==> flow/design.v <==
module spi_slave_interface #(
    parameter integer WIDTH = 16
)(
    input  logic clk,                
    input  logic rst,                
    input  logic sclk,              
    input  logic cs_n,              
    input  logic mosi,              
    output logic miso,              
    output logic wr_en,                             
    output logic [15:0] addr,                       
    output logic signed [WIDTH-1:0] wr_data,        
    input  logic signed [WIDTH-1:0] rd_data         
);
    typedef enum logic [1:0] {
        IDLE,
        SHIFT_IN,
        SHIFT_OUT
    } spi_state_t;
    spi_state_t state, next_state;
    logic [5:0] bit_count;
    logic [31:0] shift_reg;          
    logic [WIDTH-1:0] read_buffer;   
    logic [1:0] sclk_sync;
    logic sclk_rising, sclk_falling;
    always_ff @(posedge clk or posedge rst) begin
        if (rst) begin
            sclk_sync <= 2'b00;
        end else begin
            sclk_sync <= {sclk_sync[0], sclk};
        end
    end
    assign sclk_rising  = (sclk_sync == 2'b01);
    assign sclk_falling = (sclk_sync == 2'b10);
    always_ff @(posedge clk or posedge rst) begin
        if (rst) begin
            state <= IDLE;
        end else begin
            state <= next_state;
        end
    end
    always_comb begin
        next_state = state;
        case (state)
            IDLE: begin
                if (!cs_n) begin
                    next_state = SHIFT_IN;
                end
            end
            SHIFT_IN: begin
                if (bit_count == 6'd32) begin
                    next_state = SHIFT_OUT;
                end
            end
            SHIFT_OUT: begin
                if (cs_n) begin
                    next_state = IDLE;
                end
            end
            default: begin
                next_state = IDLE;
            end
        endcase
    end
    always_ff @(posedge clk or posedge rst) begin
        if (rst) begin
            shift_reg <= 32'd0;
            bit_count <= 6'd0;
        end else if (cs_n) begin
            shift_reg <= 32'd0;
            bit_count <= 6'd0;
        end else if (state == SHIFT_IN) begin
            if (sclk_rising) begin
                shift_reg <= {shift_reg[30:0], mosi};
                bit_count <= bit_count + 1;
            end
        end else if (state != SHIFT_IN) begin
            bit_count <= 6'd0;
        end
    end
    always_ff @(posedge clk or posedge rst) begin
        if (rst) begin
            wr_en   <= 1'b0;
            addr    <= 16'd0;
            wr_data <= '0;
        end else begin
            wr_en <= 1'b0;  
            if (state == SHIFT_IN && bit_count == 6'd32) begin
                addr    <= shift_reg[30:16];
                wr_data <= shift_reg[15:0];
                if (!shift_reg[31]) begin  
                    wr_en <= 1'b1;
                end
            end
        end
    end
    logic rd_pending;
    always_ff @(posedge clk or posedge rst) begin
        if (rst) begin
            rd_pending <= 1'b0;
        end else begin
            rd_pending <= (state == SHIFT_IN && bit_count == 6'd32 && shift_reg[31]);
        end
    end
    always_ff @(posedge clk or posedge rst) begin
        if (rst) begin
            read_buffer <= '0;
        end else begin
            if (rd_pending) begin
                read_buffer <= rd_data;
            end else if (state == SHIFT_OUT && sclk_falling) begin
                read_buffer <= {read_buffer[WIDTH-2:0], 1'b0};
            end
        end
    end
    always_ff @(posedge clk or posedge rst) begin
        if (rst) begin
            miso <= 1'b0;
        end else begin
            if (state == SHIFT_OUT && shift_reg[31]) begin
                miso <= read_buffer[WIDTH-1];
            end else begin
                miso <= 1'b0;
            end
        end
    end
endmodule
module parameter_register_file #(
    parameter integer WIDTH = 16,
    parameter integer NUM_NEURONS_LAYER_1 = 4,
    parameter integer NUM_NEURONS_LAYER_2 = 3
)(
    input  logic clk,
    input  logic rst,
    input  logic wr_en,
    input  logic [15:0] addr,
    input  logic signed [WIDTH-1:0] wr_data,
    output logic signed [WIDTH-1:0] rd_data,
    output logic signed [WIDTH-1:0] threshold,
    output logic signed [WIDTH-1:0] leak,
    output logic signed [WIDTH-1:0] reset_potential,
    output logic signed [WIDTH-1:0] refractory_cycles,
    output logic [NUM_NEURONS_LAYER_1-1:0][NUM_NEURONS_LAYER_2-1:0][WIDTH-1:0] synaptic_weights
);
    logic signed [WIDTH-1:0] threshold_reg, leak_reg, reset_reg, refractory_reg;
    logic [NUM_NEURONS_LAYER_1-1:0][NUM_NEURONS_LAYER_2-1:0][WIDTH-1:0] weight_mem;
    int w_idx, w_i, w_j;
    assign w_idx = addr - 16'h1000;
    assign w_i   = w_idx / NUM_NEURONS_LAYER_2;
    assign w_j   = w_idx % NUM_NEURONS_LAYER_2;
    always_ff @(posedge clk or posedge rst) begin
        if (rst) begin
            threshold_reg   <= 16'd1000;
            leak_reg        <= 16'd10;
            reset_reg       <= 16'd0;
            refractory_reg  <= 16'd10;
            for (int m = 0; m < NUM_NEURONS_LAYER_1; m++) begin
                for (int n = 0; n < NUM_NEURONS_LAYER_2; n++) begin
                    weight_mem[m][n] <= '0;
                end
            end
        end else if (wr_en) begin
            case (addr)
                16'h0000: threshold_reg  <= wr_data;
                16'h0001: leak_reg       <= wr_data;
                16'h0002: reset_reg      <= wr_data;
                16'h0003: refractory_reg <= wr_data;
                default: begin
                    if (addr >= 16'h1000 && addr < 16'h1000 + NUM_NEURONS_LAYER_1 * NUM_NEURONS_LAYER_2) begin
                        weight_mem[w_i][w_j] <= wr_data;
                    end
                end
            endcase
        end
    end
    always_comb begin
        case (addr)
            16'h0000: rd_data = threshold_reg;
            16'h0001: rd_data = leak_reg;
            16'h0002: rd_data = reset_reg;
            16'h0003: rd_data = refractory_reg;
            default: begin
                if (addr >= 16'h1000 && addr < 16'h1000 + NUM_NEURONS_LAYER_1 * NUM_NEURONS_LAYER_2) begin
                    rd_data = weight_mem[w_i][w_j];
                end else begin
                    rd_data = '0;
                end
            end
        endcase
    end
    assign threshold          = threshold_reg;
    assign leak               = leak_reg;
    assign reset_potential    = reset_reg;
    assign refractory_cycles  = refractory_reg;
    assign synaptic_weights   = weight_mem;
endmodule
module lif_neuron #(
    parameter integer WIDTH = 16
)(
    input  logic                      clk,
    input  logic                      rst,
    input  logic signed [WIDTH-1:0]   input_current,
    input  logic signed [WIDTH-1:0]   threshold,
    input  logic signed [WIDTH-1:0]   leak,
    input  logic signed [WIDTH-1:0]   reset_potential,
    input  logic signed [WIDTH-1:0]   refractory_cycles,
    output reg                        spike
);
    localparam signed [WIDTH-1:0] MAX_POTENTIAL = 2**(WIDTH-1) - 1;
    localparam signed [WIDTH-1:0] MIN_POTENTIAL = -(2**(WIDTH-1));
    logic signed [WIDTH-1:0] membrane_potential;
    logic [WIDTH-1:0] refractory_counter;
    logic in_refractory;
    logic signed [WIDTH:0] extended_sum;   
    logic signed [WIDTH-1:0] next_potential;
    logic spike_next;
    always_comb begin
        extended_sum = $signed(membrane_potential) + $signed(input_current) - $signed(leak);
        if (extended_sum > MAX_POTENTIAL)
            next_potential = MAX_POTENTIAL;
        else if (extended_sum < MIN_POTENTIAL)
            next_potential = MIN_POTENTIAL;
        else
            next_potential = extended_sum[WIDTH-1:0];
        spike_next = (!in_refractory && next_potential >= threshold);
    end
    always_ff @(posedge clk or posedge rst) begin
        if (rst) begin
            membrane_potential <= 0;
            spike <= 0;
            refractory_counter <= 0;
            in_refractory <= 0;
        end else begin
            spike <= 0;
            if (in_refractory) begin
                if (refractory_counter == 0)
                    in_refractory <= 0;
                else
                    refractory_counter <= refractory_counter - 1;
            end else begin
                if (spike_next) begin
                    spike <= 1;
                    membrane_potential <= reset_potential;
                    in_refractory <= 1;
                    refractory_counter <= refractory_cycles - 1;
                end else begin
                    membrane_potential <= next_potential;
                end
            end
        end
    end
endmodule
module fully_connected_neural_network #(
    parameter integer WIDTH = 16,
    parameter integer NUM_NEURONS_LAYER_1 = 4,
    parameter integer NUM_NEURONS_LAYER_2 = 3
)(
    input  logic clk,
    input  logic rst,
    input  logic signed [WIDTH-1:0] input_current,
    input  logic signed [WIDTH-1:0] threshold,
    input  logic signed [WIDTH-1:0] leak,
    input  logic signed [WIDTH-1:0] reset_potential,
    input  logic signed [WIDTH-1:0] refractory_cycles,
    input  logic [NUM_NEURONS_LAYER_1-1:0][NUM_NEURONS_LAYER_2-1:0][WIDTH-1:0] synaptic_weights,
    output logic [NUM_NEURONS_LAYER_2-1:0] spikes_layer_2
);
    logic spike_layer_1 [NUM_NEURONS_LAYER_1-1:0];
    logic signed [WIDTH-1:0] input_current_layer_2 [NUM_NEURONS_LAYER_2-1:0];
    logic spike_layer_2_int [NUM_NEURONS_LAYER_2-1:0];
    genvar i;
    generate
        for (i = 0; i < NUM_NEURONS_LAYER_1; i++) begin : layer_1_neurons
            lif_neuron #(
                .WIDTH(WIDTH)
            ) neuron_layer_1 (
                .clk(clk),
                .rst(rst),
                .input_current(input_current),
                .threshold(threshold),
                .leak(leak),
                .reset_potential(reset_potential),
                .refractory_cycles(refractory_cycles),
                .spike(spike_layer_1[i])
            );
        end
    endgenerate
    always_comb begin
        integer j, k;
        for (j = 0; j < NUM_NEURONS_LAYER_2; j++) begin
            input_current_layer_2[j] = 0;
            for (k = 0; k < NUM_NEURONS_LAYER_1; k++) begin
                if (spike_layer_1[k]) begin
                    input_current_layer_2[j] += synaptic_weights[k][j];
                end
            end
        end
    end
    generate
        for (i = 0; i < NUM_NEURONS_LAYER_2; i++) begin : layer_2_neurons
            lif_neuron #(
                .WIDTH(WIDTH)
            ) neuron_layer_2 (
                .clk(clk),
                .rst(rst),
                .input_current(input_current_layer_2[i]),
                .threshold(threshold),
                .leak(leak),
                .reset_potential(reset_potential),
                .refractory_cycles(refractory_cycles),
                .spike(spike_layer_2_int[i])
            );
        end
    endgenerate
    always_ff @(posedge clk or posedge rst) begin
        if (rst) begin
            spikes_layer_2 <= '0;
        end else begin
            for (int s = 0; s < NUM_NEURONS_LAYER_2; s++) begin
                spikes_layer_2[s] <= spike_layer_2_int[s];
            end
        end
    end
endmodule
module top #(
    parameter integer WIDTH = 16,
    parameter integer NUM_NEURONS_LAYER_1 = 4,
    parameter integer NUM_NEURONS_LAYER_2 = 3
)(
    input  logic clk,
    input  logic rst,
    input  logic sclk,
    input  logic cs_n,
    input  logic mosi,
    output logic miso,
    input  logic signed [WIDTH-1:0] input_current,
    output logic [NUM_NEURONS_LAYER_2-1:0] spikes
);
    logic wr_en;
    logic [15:0] addr;
    logic signed [WIDTH-1:0] wr_data;
    logic signed [WIDTH-1:0] rd_data;
    logic signed [WIDTH-1:0] threshold;
    logic signed [WIDTH-1:0] leak;
    logic signed [WIDTH-1:0] reset_potential;
    logic signed [WIDTH-1:0] refractory_cycles;
    logic [NUM_NEURONS_LAYER_1-1:0][NUM_NEURONS_LAYER_2-1:0][WIDTH-1:0] synaptic_weights;
    spi_slave_interface #(
        .WIDTH(WIDTH)
    ) spi_inst (
        .clk(clk),
        .rst(rst),
        .sclk(sclk),
        .cs_n(cs_n),
        .mosi(mosi),
        .miso(miso),
        .wr_en(wr_en),
        .addr(addr),
        .wr_data(wr_data),
        .rd_data(rd_data)
    );
    parameter_register_file #(
        .WIDTH(WIDTH),
        .NUM_NEURONS_LAYER_1(NUM_NEURONS_LAYER_1),
        .NUM_NEURONS_LAYER_2(NUM_NEURONS_LAYER_2)
    ) reg_file (
        .clk(clk),
        .rst(rst),
        .wr_en(wr_en),
        .addr(addr),
        .wr_data(wr_data),
        .rd_data(rd_data),
        .threshold(threshold),
        .leak(leak),
        .reset_potential(reset_potential),
        .refractory_cycles(refractory_cycles),
        .synaptic_weights(synaptic_weights)
    );
    fully_connected_neural_network #(
        .WIDTH(WIDTH),
        .NUM_NEURONS_LAYER_1(NUM_NEURONS_LAYER_1),
        .NUM_NEURONS_LAYER_2(NUM_NEURONS_LAYER_2)
    ) nn_inst (
        .clk(clk),
        .rst(rst),
        .input_current(input_current),
        .threshold(threshold),
        .leak(leak),
        .reset_potential(reset_potential),
        .refractory_cycles(refractory_cycles),
        .synaptic_weights(synaptic_weights),
        .spikes_layer_2(spikes)
    );
endmodule
# Step by step through the tools: top
# The steps from the RTL of top to its reports follow in flow order.
# Lines are those of the file above, counted from 1.
# Library cell names are shortened.
# A cell with -- has no value.
# design
top	top
clock	clk
library	sky130hd
lib_corner	tt_025C_1v80

# Word level
# Source: Yosys, flattened and elaborated. Widths are those after wreduce. Registers that Yosys merges into a memory's read port (data or address) are not register bits. Print and check cells do not count. Equal cells are merged and count once.
# word_totals
ff_bits	589
elab_cells	287
inputBits	21
# op_classes
cmp	23
n_div	2
n_shift	3
bitwise	4
reduce_and_logical	55
addsub	35
n_mul	1
eq_ne	20
mux	100
# ops
op	n
2-to-1 mux 16 bit	57
variable shift 16 x 33 -> 192 bit	1
variable shift 16 x 33 -> 192 bit (first input constant)	1
bitwise AND 192 bit	1
OR 192 bit	1
variable part select 192 x 32 -> 16 bit	1
inverter 192 bit	1
adder 16 bit	9
zero test 16 bit	8
adder 16 x 16 -> 17 bit	7
subtractor 17 x 16 -> 17 bit	7
> comparator 17 x 16 -> 1 bit (second input constant)	7
< comparator 17 x 16 -> 1 bit (second input constant)	7
subtractor 16 x 1 -> 16 bit (second input constant)	7
>= comparator 16 bit	7
divider 32 x 3 -> 32 bit (second input constant)	1
remainder unit 32 x 3 -> 32 bit (second input constant)	1
multiplier 32 x 3 -> 28 bit (second input constant)	1
2-to-1 mux 32 bit	3
parallel mux 16 bit (select 4 bit)	1
negator 32 -> 33 bit	1
adder 32 bit	1
2-to-1 mux 1 bit	31
== test 15 x 2 -> 1 bit (second input constant)	2
AND reduction 2 bit	13
2-to-1 mux 6 bit	4
nonzero test 2 bit	10
!= test 2 bit (second input constant)	9
# Not listed: further kinds 20, cells in them 43.

# Logic depth
# Depth = most cells in a row (Yosys ltp): at word level without a register or memory, in the mapped netlist without a sequential cell, where the memories' decode and read muxes count.
# depth
word_depth	16
abc_area	0
depth_mapped	75

# Mapped cells and area
# Source: synth_stat.txt of the flow (Yosys; design flattened, memories mapped). It holds for the ABC_AREA given above (unset counts as 0); a run with the other value may have another netlist.
# Totals and module areas in this step are rounded.
# types
cell_type	n	type_area_um2
dfrtp_1	579	1.45E+04
ha_1	467	5.84E+03
mux2_2	240	2.7E+03
a21oi_1	512	2.56E+03
xnor2_1	286	2.5E+03
fa_1	123	2.46E+03
o21ai_0	441	2.21E+03
inv_1	569	2.14E+03
mux2i_1	161	1.61E+03
nand2_1	398	1.49E+03
mux2_4	72	1.08E+03
mux4_2	48	1.08E+03
o21bai_1	134	1.01E+03
nor2_1	255	957.168
clkbuf_1	187	701.923
nand3_1	139	695.667
xor2_1	72	630.605
o22ai_1	74	462.944
# Not listed: further types 83, cells in them 893.
# mapped
mapped_area_um2	52000
cell_count	5650
ffs	590
# By module: a second synthesis without flattening, with its own total; a netlist apart from the flattened one above.
# hier_totals
hier_cells	6888
area_unflattened_um2	59000
# Each row is one instance without its submodules.
# modules
mod	cells	n_inst	mod_area_um2
lif_neuron #(WIDTH=16)	505	7	4100
parameter_register_file	1927	1	19000
fully_connected_neural_network	1088	1	7800
spi_slave_interface #(WIDTH=16)	338	1	3900
top	0	1	0.0

# Path before layout
# Path of least setup slack by OpenSTA after synthesis, without wires, with an ideal clock, recovery checks aside; 20% of the period is set as input and as output delay. Where synthesis merged equal registers, the netlist keeps one of their names.
# synth_path
path_type	reg-to-reg
startpoint	register spi_inst.addr[0]
endpoint	register reg_file.weight_mem
t_first_pin_ns	0.000
t_required_ns	13.872
n_path_buf	7
t_arrival_ns	13.207
path_delay_ns	13.335
clock_period_ns	14.0
driving_pins	70
setup_slack_ns	0.665
setup_ns	0.128
period_less_setup_slack_ns	13.335
# "path_delay_ns" = arrival - input delay + setup time.
# "driving_pins": output pins that drive a net of the path, with the launching flip-flop's if there is one; two outputs of one cell count as two.
# "period_less_setup_slack_ns" is the clock period less the worst setup slack; recovery checks do not enter. This is arithmetic on one report: input and output delays are still those of the set period (20% each).
# An end named without its bit number is one bit of that signal or, where synthesis recoded a state register, one of its new flip-flops.
# Between the ends stands the longest chain of elaborated cells between them, by number of cells; it is not shown to be the way that was timed. Of several equally long chains one is given.
# A line is the first line of the expression or statement that the cell stems from. Yosys adds cells for indexed reads and writes and turns some case tables into memories.
# synth_between
path_cell_list	dfrtp_1 > inv_1 > ha_1 > or3b_2 > o31ai_1 > a221oi_1 > a221o_1 > a221oi_2 > buf_4 > nand3_1 > o311a_1 > and2_4 > o21ai_2 > o21ai_2 > a21oi_4 > inv_2 > ha_1 > inv_1 > [34 not listed] > nor2b_1 > xnor2_1 > ha_1 > o211ai_1 > o21ai_0 > a21o_1 > a21oi_1 > xnor2_1 > o41ai_1 > nor4_1 > o211ai_1 > a311o_1 > nor4_2 > buf_6 > and4_1 > buf_4 > buf_8 > mux2_1
elab_chain_len	9
cone_cells	21
# synth_lines
element	line	source
from (decl)	11	output logic [15:0] addr,
from (assign)	84	addr    <= 16'd0;
from (assign)	89	addr    <= shift_reg[30:16];
subtractor 15 x 13 -> 16 bit	148	assign w_idx = addr - 16'h1000;
divider 32 x 3 -> 32 bit	149	assign w_i   = w_idx / NUM_NEURONS_LAYER_2;
multiplier 32 x 3 -> 28 bit	170	weight_mem[w_i][w_j] <= wr_data;
adder 32 bit	170
negator 32 -> 33 bit	170
variable shift 16 x 33 -> 192 bit	170
inverter 192 bit	170
bitwise AND 192 bit	170
OR 192 bit	170
to (assign)	159	weight_mem[m][n] <= '0;
to (assign)	170
to (decl)	146	logic [NUM_NEURONS_LAYER_1-1:0][NUM_NEURONS_LAYER_2-1:0][WIDTH-1:0] weight_mem;

# Worst path after layout
# Path of least setup slack in the final report of flow run 1 (OpenROAD, finished layout, wires in). Where an end is a register, its clock arrival counts in the times.
# layout_path
path_type	reg-to-reg
startpoint	register spi_inst.addr[12]
endpoint	register reg_file.weight_mem
t_arrival_ns	15.43
t_required_ns	16.82
t_first_pin_ns	0.66
n_path_buf	3
setup_ns	0.11
clock_period_ns	16.3
setup_slack_ns	1.40
driving_pins	65
# An end named without its bit number is one bit of that signal or, where synthesis recoded a state register, one of its new flip-flops.
# Between the ends stands the longest chain of elaborated cells between them, by number of cells; it is not shown to be the way that was timed. Of several equally long chains one is given.
# layout_between
path_cell_list	dfrtp_1 > or3_2 > buf_4 > xnor2_4 > a21o_1 > mux2i_1 > o211a_2 > nor3_4 > xnor2_1 > o22a_1 > o21a_1 > nor2_1 > o21ai_1 > a21oi_4 > inv_2 > ha_1 > inv_1 > o2111ai_1 > [29 not listed] > o21ai_0 > nor2b_1 > xnor2_1 > ha_1 > o211ai_1 > o21ai_0 > a21o_1 > a21oi_1 > xnor2_2 > o41ai_1 > nor4_1 > o211ai_1 > a311o_1 > nor4_4 > buf_4 > and4_1 > buf_4 > mux2_2
elab_chain_len	9
cone_cells	21
# layout_lines
element	line	source
from (decl)	11	output logic [15:0] addr,
from (assign)	84	addr    <= 16'd0;
from (assign)	89	addr    <= shift_reg[30:16];
subtractor 15 x 13 -> 16 bit	148	assign w_idx = addr - 16'h1000;
divider 32 x 3 -> 32 bit	149	assign w_i   = w_idx / NUM_NEURONS_LAYER_2;
multiplier 32 x 3 -> 28 bit	170	weight_mem[w_i][w_j] <= wr_data;
adder 32 bit	170
negator 32 -> 33 bit	170
variable shift 16 x 33 -> 192 bit	170
inverter 192 bit	170
bitwise AND 192 bit	170
OR 192 bit	170
to (assign)	159	weight_mem[m][n] <= '0;
to (assign)	170
to (decl)	146	logic [NUM_NEURONS_LAYER_1-1:0][NUM_NEURONS_LAYER_2-1:0][WIDTH-1:0] weight_mem;

# Flow measurements of top on sky130hd: 6 stored runs with different settings, listed in no order. Input and output delays are each 20% of the period that was set; the output load is 0.01 pF.
# "clock_period_reached_ns" means the clock period less the worst setup slack. The figure is calculated, with input and output delays left at 20% of the set period.
# "timing.worst_path_ns" is the time allowed to the run's worst setup path (the clock period less input and output delay, where it has them) less its slack. Clock arrival times count: a late capture clock shortens it, a late launch clock lengthens it.
# The results are shown rounded.
# Settings: . = not set for that run.
run name	ABC_AREA	CAP_MARGIN	CELL_PAD_IN_SITES_GLOBAL_PLACEMENT	CORE_UTILIZATION	PLACE_DENSITY_LB_ADDON	TNS_END_PERCENT	period_ns	CORE_MARGIN	SLEW_MARGIN	GPL_ROUTABILITY_DRIVEN	CORE_ASPECT_RATIO	CELL_PAD_IN_SITES_DETAIL_PLACEMENT	GPL_TIMING_DRIVEN	HOLD_SLACK_MARGIN	ys_area_um2	die_area_um2	layout_stdcell_area_um2	util_pct	worst_setup_slack_ns	setupTns_ns	holdWs_ns	clock_period_reached_ns	timing.worst_path_ns	critical_path_type
flow run 1	0	15	0	53	0.11	45	16.3	2	20	.	.	.	.	.	52000	100000	56000	58	1.4	0.000	0.34	14.904	14.90	reg-to-reg
flow run 2	0	40	3	40	.	.	14.0	2	5	0	.	.	.	.	52000	130000	58000	45	0.95	0.000	0.35	13.048	13.05	reg-to-reg
flow run 3	0	20	1	40	0.11	.	22.4	2	20	1	1.68	.	.	.	52000	130000	56000	44	5.2	0.000	0.36	17.191	17.19	reg-to-reg
flow run 4	0	30	1	40	.	85	22.4	2	20	1	1.26	2	0	-0.03	52000	130000	57000	45	5.1	0.000	0.34	17.329	17.33	reg-to-reg
flow run 5	.	20	.	40	.	.	14.0	2	20	.	.	.	.	.	52000	130000	57000	44	0.91	0.000	0.35	13.093	13.09	reg-to-reg
flow run 6	1	40	3	40	.	.	14.0	2	5	.	.	.	.	-0.08	51000	130000	57000	45	1.4	0.000	0.35	12.621	12.62	reg-to-reg
